==> flow/design.v <==
`timescale 1ns / 1ps
module frequency_divider
    # ( parameter
        freq = 1000
    )
    (
        input  wire clk100MHz,  
        input  wire rst,        
        output reg  clk_div,    
        output wire tick        
    );
    localparam LOOP_COUNTER_AT = 100_000_000 / freq / 2 ;
    reg [clog2(LOOP_COUNTER_AT)-1:0] count;
    always @( posedge(clk100MHz) )
    begin
        if(rst)
        begin : counter_reset
            count   <= 0;
            clk_div <= 1'b0;
        end
        else
        begin : counter_operate
            if (count == (LOOP_COUNTER_AT - 1))
            begin : counter_loop
                count   <= 0;
                clk_div <= ~clk_div;
            end
            else
            begin : counter_increment
                count   <= count + 1;
                clk_div <= clk_div;
            end
        end
    end
    assign tick = (count == (LOOP_COUNTER_AT - 1)) && !clk_div;
    function integer clog2(input integer number);
        begin
            clog2 = 0;
            while (number)
            begin
                clog2  = clog2 + 1;
                number = number >> 1;
            end
        end
    endfunction
endmodule
`timescale 1ns / 1ps
module clock_managment_unit(
    input wire clk,
    input wire rst,
    output wire clk_100MHz,
    output wire clk_40MHz,
    output wire clk_1KHz,
    output wire tick_40MHz,   
    output wire tick_1KHz     
    );
    frequency_divider 
    #(
        .freq(1000000)   
    )    
    my_1K_divider(
        .clk100MHz(clk),
        .rst(rst),
        .clk_div(clk_1KHz),
        .tick(tick_1KHz)
    );
    frequency_divider 
    #(
        .freq(40000000)
    )    
    my_40M_divider(
        .clk100MHz(clk),
        .rst(rst),
        .clk_div(clk_40MHz),
        .tick(tick_40MHz)
    );
     assign clk_100MHz =clk;
endmodule
`timescale 1ns / 1ps
module sensor_handler(
    input wire clk,
    input wire rst,
    input wire [3:0] sensors,
    output reg [10:0] position
    );
reg [10:0] position_nxt;
always @(posedge clk) begin
    if(rst)
        position <= 0;
    else 
        position <= position_nxt;
end
always @(*) begin
    case(sensors)
    4'b1001:    position_nxt = 500;
    4'b0111:    position_nxt = 1000;
    4'b0011:    position_nxt = 750;
    4'b1110:    position_nxt = 1;
    4'b1100:    position_nxt = 250;
    4'b1011:    position_nxt = 625;
    4'b1101:    position_nxt = 375;
    4'b0001:    position_nxt = 666;
    4'b1000:    position_nxt = 333;
    default:    position_nxt = 1023;    
endcase
end
endmodule
`timescale 1ns / 1ps
module pid(
    input wire clk,
    input wire en,   
    input wire rst,
    input wire [10:0] position,
    input wire kp_sw, ki_sw, kd_sw,  
    output reg [10:0] pid_output
    );
reg signed [10:0] error, error_nxt, error_sum, error_sum_nxt, error_dif, error_dif_nxt, error_prev;
reg signed [12:0] p, p_nxt, i, i_nxt, d, d_nxt;
reg signed [10:0] output_loaded_nxt, output_buf, output_buf_nxt;
localparam  
    K_P      = 1,
    K_P_DEN  = 2,
    K_I      = 5,
    K_I_DEN  = 100,
    K_D      = 1,
    K_D_DEN  = 200,
    TIME_DIV = 100;
always @(posedge clk) begin
    if(rst) begin
        error         <= 0;
        error_sum     <= 0;
        error_dif     <= 0;
        error_prev    <= 0;
        p             <= 0;
        i             <= 0;
        d             <= 0;
        output_buf    <= 0;
        pid_output    <= 0;
    end
    else if(en) begin 
        error         <= error_nxt;
        error_sum     <= error_sum_nxt;
        error_dif     <= error_dif_nxt;
        error_prev    <= error;
        p             <= p_nxt;
        i             <= i_nxt;
        d             <= d_nxt;
        output_buf    <= output_buf_nxt;
        pid_output    <= output_loaded_nxt;
    end
end
always @(*) begin
    error_nxt = 500 - position;
    error_sum_nxt = (error == 0) ? 0 : (error_sum + error);
    error_dif_nxt = error - error_prev;
    p_nxt = kp_sw ? (K_P * error)/K_P_DEN : 0;
    i_nxt = ki_sw ? (K_I * error_sum)/(TIME_DIV * K_I_DEN) : 0;
    d_nxt = kd_sw ? (K_D * error_dif * TIME_DIV)/K_D_DEN : 0;
    output_buf_nxt = p + i + d + 500;
    if(output_buf < 0) output_loaded_nxt = 0;
    else if(output_buf > 1000) output_loaded_nxt = 0;
    else output_loaded_nxt = output_buf;
end
endmodule
`timescale 1ns / 1ps
module servo_handler(
    input  wire clk,
    input  wire en,   
    input  wire rst,
    input  wire [10:0] pid_output,
    output reg  [7:0] servo_l,
    output reg  [7:0] servo_r
    );
reg [7:0] servo_l_nxt;
reg [7:0] servo_r_nxt;
reg [3:0] state,state_nxt;
reg [20:0] counter,counter_nxt;
reg [10:0] pid_buf;
localparam        
    idle              = 3'b000,
    turn_left         = 3'b001,
    turn_right        = 3'b010,
    stop              = 3'b111,
    servo_l_on        = 8'd157,
    servo_r_on        = 8'd137,
    servo_off         = 1'd0;
always @(posedge clk) begin
    if(rst) begin
        servo_l <=0;
        servo_r <=0;
        state   <=0;
        counter <=0;
        pid_buf <=0;
    end
    else if(en) begin
        servo_l <= servo_l_nxt;
        servo_r <= servo_r_nxt;
        state   <= state_nxt;
        counter <= counter_nxt;
        pid_buf <= pid_output;
    end
end
always @(*) begin
    servo_l_nxt = 0;
    servo_r_nxt = 0;
    counter_nxt = 0;
    case (state)
        idle: begin 
            counter_nxt=0;          
            if(pid_buf == 239) begin
                state_nxt =stop;
            end
            else if(pid_buf > 500) begin
                state_nxt=turn_left;
            end  
            else if(pid_buf < 500) begin
                state_nxt=turn_right;
            end
            else begin
                state_nxt=idle;
                servo_l_nxt = servo_l_on;
                servo_r_nxt = servo_r_on; 
            end    
        end      
        turn_right: begin
            counter_nxt=counter+1;
            servo_l_nxt = servo_l_on;
            servo_r_nxt =servo_off;
            if(counter >= pid_buf)
                state_nxt=idle;
            else
                state_nxt=turn_right;
        end
        turn_left: begin
            counter_nxt=counter+1;
            servo_l_nxt = servo_off;
            servo_r_nxt =servo_r_on;
            if(pid_buf < 500 || counter >= pid_buf - 500)
                state_nxt=idle;
            else
                state_nxt=turn_left;
        end
        stop: begin
            servo_l_nxt = servo_off;
            servo_r_nxt =servo_off;
            if(pid_buf == 239)
                state_nxt =stop;
            else 
                state_nxt=idle;
        end     
        default: state_nxt=idle;        
    endcase    
end
endmodule
`timescale 1ns / 1ps
module servo_to_PWM(
   input wire clk,
   input wire rst,
   input wire [7:0] servo_L,
   input wire [7:0] servo_R,
   output reg PWM_L,
   output reg PWM_R
   );
reg PWM_L_nxt;
reg PWM_R_nxt;
reg [19:0] counter,counter_nxt;
reg [20:0] servo_l_mul,servo_r_mul;
reg [7:0] servo_L_buf, servo_R_buf;
always@ (posedge clk) begin
   if(rst) begin
      counter <=0;
      PWM_L   <=0;
      PWM_R   <=0;
   end
   else begin
      counter <=counter_nxt;
      PWM_L   <=PWM_L_nxt;
      PWM_R   <=PWM_R_nxt;
   end
end 
always @* begin
   servo_l_mul =servo_L *1000;
   servo_r_mul =servo_R *1000;
   counter_nxt = counter+1;
   if(counter > 1000000) begin
      counter_nxt=0;
   end
   if(counter > servo_l_mul) begin
      PWM_L_nxt=0;
   end
   else begin
      PWM_L_nxt =1;
   end
   if(counter >servo_r_mul) begin
      PWM_R_nxt=0;
   end
   else begin
      PWM_R_nxt =1;
   end
end 
endmodule
`timescale 1ns / 1ps
module main(
    input wire clk,
    input wire rst,
    input wire [3:0] sensor,
    input wire [2:0] sw,
    output wire [1:0] servo
    );
wire [7:0] Servo_R;
wire [7:0] Servo_L;
wire clk_40MHz;
wire clk_1KHz;
wire clk_100MHz;
wire tick_40MHz;
wire tick_1KHz;
wire [10:0] pid_output, position;
servo_handler my_servo (
    .clk(clk_100MHz),
    .en(tick_1KHz),
    .rst(rst),
    .servo_l(Servo_L),
    .servo_r(Servo_R),
    .pid_output(pid_output)
);       
servo_to_PWM my_PWM(
    .clk(clk_100MHz),
    .rst(rst),
    .servo_L(Servo_L),
    .servo_R(Servo_R),
    .PWM_L(servo[0]),
    .PWM_R(servo[1])
);
clock_managment_unit my_clk(
.clk(clk),
.rst(rst),
.clk_100MHz(clk_100MHz),
.clk_40MHz(clk_40MHz),
.clk_1KHz(clk_1KHz),
.tick_40MHz(tick_40MHz),
.tick_1KHz(tick_1KHz)
);
pid my_pid(
    .kp_sw(sw[0]),
    .ki_sw(sw[1]),
    .kd_sw(sw[2]),
    .clk(clk_100MHz),
    .en(tick_40MHz),
    .rst(rst),
    .position(position),
    .pid_output(pid_output)
);
sensor_handler my_sensors(
    .clk(clk_100MHz),
    .rst(rst),
    .sensors(sensor),
    .position(position)
);
endmodule
# From RTL to reports: main
# The steps from the RTL of main to its reports follow in flow order.
# Lines are those of the file above, counted from 1.
# Operators carry their Yosys type and port widths (W data, S select, Z words).
# Not given: n/a
dict set report setup {
  top {main}
  clk_port {clk}
  library {sky130hd}
  corner {tt_025C_1v80}
}

# After elaboration
# Counts by Yosys on the flattened word-level netlist (proc, flatten, opt, wreduce; memories kept). Register bits leave out memories and registers merged into their read ports (data or address); mux counts leave out enables and synchronous resets folded into registers. Print and check cells are left out. Cells with the same type and inputs are merged into one.
# Memory sizes are those after Yosys's memory passes, which may raise the word count (mostly to a power of two), join words into wider ones and drop unused or constant bits.
dict set report word_totals {
  regBits 193
  latch_bits 0
  ramBits 0
  mem_bits_ro 160
  clocked_rd_ports_x_width 10
  memories 1
  in_bits 9
  output_inout_bits 2
  wordCells 94
}
dict set report op_classes {
  n_addsub 12
  mul 4
  div_mod_pow 2
  compare 9
  n_eq 5
  n_shift 0
  n_mux 24
  logic 4
  reduce_and_logical 11
}
# name size word_bits rd wr line
set memory_table {}
lappend memory_table {{(no name shown)} 16 10 1 0 94} ;# case(sensors)
# cell n
set op_table {}
lappend op_table {{$div A32 B15 Y32 const B} 1}
lappend op_table {{$div A32 B9 Y32 const B} 1}
lappend op_table {{$mul A8 B7 Y15 const B} 2}
lappend op_table {{$mul A11 B6 Y17 const B} 1}
lappend op_table {{$mux W11} 6}
lappend op_table {{$mul A4 B11 Y15 const A} 1}
lappend op_table {{$mux W8} 6}
lappend op_table {{$gt A20 B21 Y1} 2}
lappend op_table {{$add A11 B11 Y11} 3}
lappend op_table {{$ge A21 B32 Y1} 1}
lappend op_table {{$pmux W8 S2} 2}
lappend op_table {{$add A21 B1 Y21 const B} 1}
lappend op_table {{$ge A21 B11 Y1} 1}
lappend op_table {{$mux W21} 1}
lappend op_table {{$add A20 B1 Y20 const B} 1}
lappend op_table {{$gt A20 B20 Y1 const B} 1}
lappend op_table {{$pmux W4 S4} 1}
lappend op_table {{$sub A11 B9 Y12 const B} 1}
lappend op_table {{$add A11 B1 Y11} 1}
lappend op_table {{$lt A11 B1 Y1 const B} 1}
lappend op_table {{$add A11 B10 Y11 const B} 1}
lappend op_table {{$sub A11 B11 Y11} 1}
lappend op_table {{$gt A11 B11 Y1 const B} 1}
lappend op_table {{$eq A11 B8 Y1 const B} 1}
lappend op_table {{$gt A11 B9 Y1 const B} 1}
lappend op_table {{$lt A11 B9 Y1 const B} 1}
lappend op_table {{$logic_not A11 Y1} 1}
lappend op_table {{$sub A9 B11 Y11 const A} 1}
# Not listed: further kinds 17, cells in them 28.

# Longest topological paths
# Longest topological path by Yosys (ltp), each cell counted once; first at word level (registers and memories cut), then after technology mapping (sequential cells cut; the memories' decode and read muxes count).
dict set report logic_depth {
  word_depth 5
  abc_area 0
  ltp_mapped 54
  mapped_depth_nobuf 46
}

# Mapped cells and area
# Source: synth_stat.txt of the flow (Yosys; design flattened, memories mapped). It holds for the ABC_AREA given above (unset counts as 0); a run with the other value may have another netlist.
# Totals and module areas in this step are rounded.
dict set report mapped {
  cells 2101
  mapped_area_um2 16600
  sequential_area_um2 3520
  flip_flops 176
  buffers 79
}
# cell n type_area_um2
set types {}
lappend types {sky130_fd_sc_hd__dfxtp_1 176 3.52E+03}
lappend types {sky130_fd_sc_hd__ha_1 157 1.96E+03}
lappend types {sky130_fd_sc_hd__xnor2_1 103 902.115}
lappend types {sky130_fd_sc_hd__a21oi_1 170 850.816}
lappend types {sky130_fd_sc_hd__nand2_1 212 795.763}
lappend types {sky130_fd_sc_hd__nor2_1 208 780.749}
lappend types {sky130_fd_sc_hd__xor2_1 65 569.296}
lappend types {sky130_fd_sc_hd__fa_1 23 460.442}
lappend types {sky130_fd_sc_hd__inv_1 104 390.374}
lappend types {sky130_fd_sc_hd__nand3_1 68 340.326}
lappend types {sky130_fd_sc_hd__o21ai_0 68 340.326}
lappend types {sky130_fd_sc_hd__a22oi_1 43 322.81}
lappend types {sky130_fd_sc_hd__nor3_1 54 270.259}
lappend types {sky130_fd_sc_hd__a21o_1 35 262.752}
lappend types {sky130_fd_sc_hd__clkbuf_1 60 225.216}
lappend types {sky130_fd_sc_hd__a211oi_1 29 217.709}
lappend types {sky130_fd_sc_hd__mux2i_1 21 210.202}
lappend types {sky130_fd_sc_hd__o211ai_1 21 157.651}
# Not listed: further types 104, cells in them 484.
# The figures by module come from a second, unflattened synthesis with its own total; it is not the netlist above.
dict set report unflattened {
  cells_unflattened 2472
  hier_area_um2 20000
}
# Each row is one instance without its submodules.
# module instances cells mod_area_um2 seq_area_um2
set by_module {}
lappend by_module {pid 1 1577 12100 1960}
lappend by_module {servo_to_PWM 1 488 4370 440}
lappend by_module {servo_handler 1 312 2630 761}
lappend by_module {sensor_handler 1 57 522 200}
lappend by_module {{frequency_divider #(freq=1000000)} 1 31 294 140}
lappend by_module {{frequency_divider #(freq=40000000)} 1 6 60.1 40.0}
lappend by_module {clock_managment_unit 1 1 7.5 0.0}
lappend by_module {main 1 0 0.0 0.0}

# Worst setup path after synthesis
# OpenSTA on the mapped netlist: ideal clock, no wires. The path of least setup slack (recovery checks aside). Input and output delay are each 20% of the period. Register names are those of the netlist, which keeps one name where synthesis merged equal registers.
dict set report synth_path {
  kind {register -> register}
  start {register my_pid.error_dif[2]}
  end {register my_pid.d[10]}
  clock_period_ps 14000
  setup_time_ps 128
  t_first_pin_ps 0
  t_arrival_ps 11897
  t_required_ps 13872
  setup_slack_ps 1975
  path_delay_ps 12025
  stages 50
  path_buffers 3
  synth_period_reached_ps 12025
}
# "path_delay_ps" is the arrival time less input delay plus setup time.
# "stages" counts driving pins, that of a launching flip-flop among them; a cell with two outputs on the path counts twice.
# "synth_period_reached_ps" = period - worst setup slack (recovery checks aside). The figure is calculated, with input and output delays left at 20% of the set period.
# The rows between start and end are the longest chain of elaborated cells between them; the timing report does not say that the signal goes this way. Where chains are equally long, one stands for them.
# Each line given opens the expression or statement behind the cell; cells for indexed reads and writes are added by Yosys, which also makes memories of some case tables.
dict set report synth_between {
  path_cell_list {sky130_fd_sc_hd__dfxtp_1 sky130_fd_sc_hd__inv_1 sky130_fd_sc_hd__ha_1 sky130_fd_sc_hd__fa_1 sky130_fd_sc_hd__ha_1 sky130_fd_sc_hd__ha_1 sky130_fd_sc_hd__fa_1 sky130_fd_sc_hd__or4_4 sky130_fd_sc_hd__nor3_2 sky130_fd_sc_hd__o21a_2 sky130_fd_sc_hd__or4b_1 sky130_fd_sc_hd__o31ai_2 sky130_fd_sc_hd__a22oi_2 sky130_fd_sc_hd__o21ai_1 sky130_fd_sc_hd__a32oi_2 sky130_fd_sc_hd__o31a_2 sky130_fd_sc_hd__o211a_1 sky130_fd_sc_hd__a211o_1 [... 14 more ...] sky130_fd_sc_hd__a21oi_2 sky130_fd_sc_hd__mux2_2 sky130_fd_sc_hd__o31ai_2 sky130_fd_sc_hd__o211a_1 sky130_fd_sc_hd__nand4b_1 sky130_fd_sc_hd__a31oi_4 sky130_fd_sc_hd__o21ai_2 sky130_fd_sc_hd__mux2_4 sky130_fd_sc_hd__a21oi_1 sky130_fd_sc_hd__nor2_1 sky130_fd_sc_hd__or2_2 sky130_fd_sc_hd__a21oi_1 sky130_fd_sc_hd__nor2_1 sky130_fd_sc_hd__ha_1 sky130_fd_sc_hd__a41oi_1 sky130_fd_sc_hd__xnor2_1 sky130_fd_sc_hd__a22oi_1 sky130_fd_sc_hd__nor2_1}
  elab_chain_len 3
  cone_cells 3
  lines_between 1
  cone_classes {mul (1); div (1); mux (1)}
}
# item line
set synth_lines {}
lappend synth_lines {{from (decl)} 117} ;# reg signed [10:0] error, error_nxt, error_sum, error_sum_nxt, error_dif, error_dif_nxt, error_prev;
lappend synth_lines {{from (assign)} 132} ;# error_dif     <= 0;
lappend synth_lines {{from (assign)} 143} ;# error_dif     <= error_dif_nxt;
lappend synth_lines {{$mul A11 B6 Y17} 158} ;# d_nxt = kd_sw ? (K_D * error_dif * TIME_DIV)/K_D_DEN : 0;
lappend synth_lines {{$div A32 B9 Y32} 158}
lappend synth_lines {{$mux W11} 158}
lappend synth_lines {{to (assign)} 136} ;# d             <= 0;
lappend synth_lines {{to (assign)} 147} ;# d             <= d_nxt;
lappend synth_lines {{to (decl)} 118} ;# reg signed [12:0] p, p_nxt, i, i_nxt, d, d_nxt;

# Path in the finished layout
# Path of least setup slack in the final report of flow run C (OpenROAD, finished layout, wires in). Where an end is a register, its clock arrival counts in the times.
# The path's times are printed in steps of 10 ps; the period is the one set.
dict set report layout_path {
  kind {register -> register}
  start {register my_pid.error_dif[2]}
  end {register my_pid.d[10]}
  clock_period_ps 14000
  setup_time_ps 130
  t_first_pin_ps 430
  t_arrival_ps 13570
  t_required_ps 14290
  setup_slack_ps 720
  stages 49
  path_buffers 2
}
# The rows between start and end are the longest chain of elaborated cells between them; the timing report does not say that the signal goes this way. Where chains are equally long, one stands for them.
dict set report layout_between {
  path_cell_list {sky130_fd_sc_hd__dfxtp_1 sky130_fd_sc_hd__inv_1 sky130_fd_sc_hd__ha_1 sky130_fd_sc_hd__fa_1 sky130_fd_sc_hd__ha_1 sky130_fd_sc_hd__ha_1 sky130_fd_sc_hd__fa_1 sky130_fd_sc_hd__a211oi_2 sky130_fd_sc_hd__o211ai_1 sky130_fd_sc_hd__o211ai_2 sky130_fd_sc_hd__or3b_1 sky130_fd_sc_hd__or4_1 sky130_fd_sc_hd__a22oi_2 sky130_fd_sc_hd__nor2_4 sky130_fd_sc_hd__o211ai_2 sky130_fd_sc_hd__mux2i_4 sky130_fd_sc_hd__nand2_1 sky130_fd_sc_hd__o32a_1 [... 13 more ...] sky130_fd_sc_hd__buf_4 sky130_fd_sc_hd__mux2i_1 sky130_fd_sc_hd__a31oi_1 sky130_fd_sc_hd__o211a_1 sky130_fd_sc_hd__o21ai_1 sky130_fd_sc_hd__a31oi_4 sky130_fd_sc_hd__o21ai_4 sky130_fd_sc_hd__mux2_4 sky130_fd_sc_hd__a21oi_1 sky130_fd_sc_hd__nor2_1 sky130_fd_sc_hd__or2_2 sky130_fd_sc_hd__a21oi_1 sky130_fd_sc_hd__nor2_1 sky130_fd_sc_hd__ha_1 sky130_fd_sc_hd__a41oi_1 sky130_fd_sc_hd__xnor2_1 sky130_fd_sc_hd__a22oi_1 sky130_fd_sc_hd__nor2_1}
  elab_chain_len 3
  cone_cells 3
  lines_between 1
  cone_classes {mul (1); div (1); mux (1)}
}
# item line
set layout_lines {}
lappend layout_lines {{from (decl)} 117} ;# reg signed [10:0] error, error_nxt, error_sum, error_sum_nxt, error_dif, error_dif_nxt, error_prev;
lappend layout_lines {{from (assign)} 132} ;# error_dif     <= 0;
lappend layout_lines {{from (assign)} 143} ;# error_dif     <= error_dif_nxt;
lappend layout_lines {{$mul A11 B6 Y17} 158} ;# d_nxt = kd_sw ? (K_D * error_dif * TIME_DIV)/K_D_DEN : 0;
lappend layout_lines {{$div A32 B9 Y32} 158}
lappend layout_lines {{$mux W11} 158}
lappend layout_lines {{to (assign)} 136} ;# d             <= 0;
lappend layout_lines {{to (assign)} 147} ;# d             <= d_nxt;
lappend layout_lines {{to (decl)} 118} ;# reg signed [12:0] p, p_nxt, i, i_nxt, d, d_nxt;

Subject: main on sky130hd, stored results

Hello all,

Flow measurements of main on sky130hd: 3 stored runs with different settings, listed in no order. Input and output delays are each 20% of the period that was set; the output load is 0.01 pF.
"achieved_clock_period_ps" = clock period - worst setup slack. The figure is calculated, with input and output delays left at 20% of the set period.
Results are given in rounded form.

# flow run A
==> flow/run.sh <==
#!/bin/bash
# the make line also repeats the synthesis and layout settings of config.mk as NAME=value (left out here)
make -C /OpenROAD-flow-scripts/flow DESIGN_CONFIG=/design/flow/config.mk WORK_HOME=/design/flow/orfs CLKGATE_MAP_FILE= finish
==> flow/config.mk <==
export PLATFORM = sky130hd
export DESIGN_NAME = main
export DESIGN_NICKNAME = main
export VERILOG_FILES = /design/flow/design.v
export SDC_FILE = /design/flow/constraint.sdc
export NUM_CORES = 4
export LEC_CHECK = 0
export ABC_AREA = 0
export CAP_MARGIN = 35
export CELL_PAD_IN_SITES_DETAIL_PLACEMENT = 2
export CORE_ASPECT_RATIO = 0.6
export CORE_MARGIN = 2
export CORE_UTILIZATION = 67
export CTS_CLUSTER_DIAMETER = 349
export CTS_CLUSTER_SIZE = 78
export GPL_TIMING_DRIVEN = 0
export HOLD_SLACK_MARGIN = -0.0
export MAX_ROUTING_LAYER = met4
export MIN_ROUTING_LAYER = met2
export PLACE_DENSITY_LB_ADDON = 0.27
export SETUP_SLACK_MARGIN = 2.74
export SLEW_MARGIN = 35
export TNS_END_PERCENT = 35
==> flow/constraint.sdc <==
create_clock -name core_clock -period 10.6 [get_ports {clk}]
set_input_delay 2.1200 -clock core_clock [delete_from_list [all_inputs] [get_ports {clk}]]
set_output_delay 2.1200 -clock core_clock [all_outputs]
set_load 0.01 [all_outputs]

==> flow run A: results <==
outcome="stopped before the end: placement reported DPL-0033"

# flow run B
==> flow/run.sh <==
#!/bin/bash
# the make line also repeats the synthesis and layout settings of config.mk as NAME=value (left out here)
make -C /OpenROAD-flow-scripts/flow DESIGN_CONFIG=/design/flow/config.mk WORK_HOME=/design/flow/orfs CLKGATE_MAP_FILE= finish
==> flow/config.mk <==
export PLATFORM = sky130hd
export DESIGN_NAME = main
export DESIGN_NICKNAME = main
export VERILOG_FILES = /design/flow/design.v
export SDC_FILE = /design/flow/constraint.sdc
export NUM_CORES = 4
export LEC_CHECK = 0
export CAP_MARGIN = 35
export CELL_PAD_IN_SITES_DETAIL_PLACEMENT = 2
export CORE_ASPECT_RATIO = 0.6
export CORE_MARGIN = 2
export CORE_UTILIZATION = 67
export CTS_CLUSTER_DIAMETER = 24
export CTS_CLUSTER_SIZE = 78
export GPL_TIMING_DRIVEN = 0
export HOLD_SLACK_MARGIN = -0.0
export MAX_ROUTING_LAYER = met4
export MIN_ROUTING_LAYER = met2
export PLACE_DENSITY_LB_ADDON = 0.27
export SETUP_SLACK_MARGIN = 2.74
export SLEW_MARGIN = 35
export TNS_END_PERCENT = 35
==> flow/constraint.sdc <==
create_clock -name core_clock -period 10.7 [get_ports {clk}]
set_input_delay 2.1400 -clock core_clock [delete_from_list [all_inputs] [get_ports {clk}]]
set_output_delay 2.1400 -clock core_clock [all_outputs]
set_load 0.01 [all_outputs]

==> flow run B: results <==
outcome="stopped before the end: placement reported DPL-0033"

# flow run C
==> flow/run.sh <==
#!/bin/bash
# the make line also repeats the synthesis and layout settings of config.mk as NAME=value (left out here)
make -C /OpenROAD-flow-scripts/flow DESIGN_CONFIG=/design/flow/config.mk WORK_HOME=/design/flow/orfs CLKGATE_MAP_FILE= finish
==> flow/config.mk <==
export PLATFORM = sky130hd
export DESIGN_NAME = main
export DESIGN_NICKNAME = main
export VERILOG_FILES = /design/flow/design.v
export SDC_FILE = /design/flow/constraint.sdc
export NUM_CORES = 4
export LEC_CHECK = 0
export CAP_MARGIN = 20
export CORE_MARGIN = 2
export CORE_UTILIZATION = 40
export SLEW_MARGIN = 20
==> flow/constraint.sdc <==
create_clock -name core_clock -period 14.0 [get_ports {clk}]
set_input_delay 2.8000 -clock core_clock [delete_from_list [all_inputs] [get_ports {clk}]]
set_output_delay 2.8000 -clock core_clock [all_outputs]
set_load 0.01 [all_outputs]

==> flow run C: results <==
total_negative_slack_ps=0
post_synth_area_um2=16600
die_um2=43000
layout_utilization_frac=0.443
timing.hold.ws_ps=458
achieved_clock_period_ps=13277
final_setup_ws_ps=723

Thanks
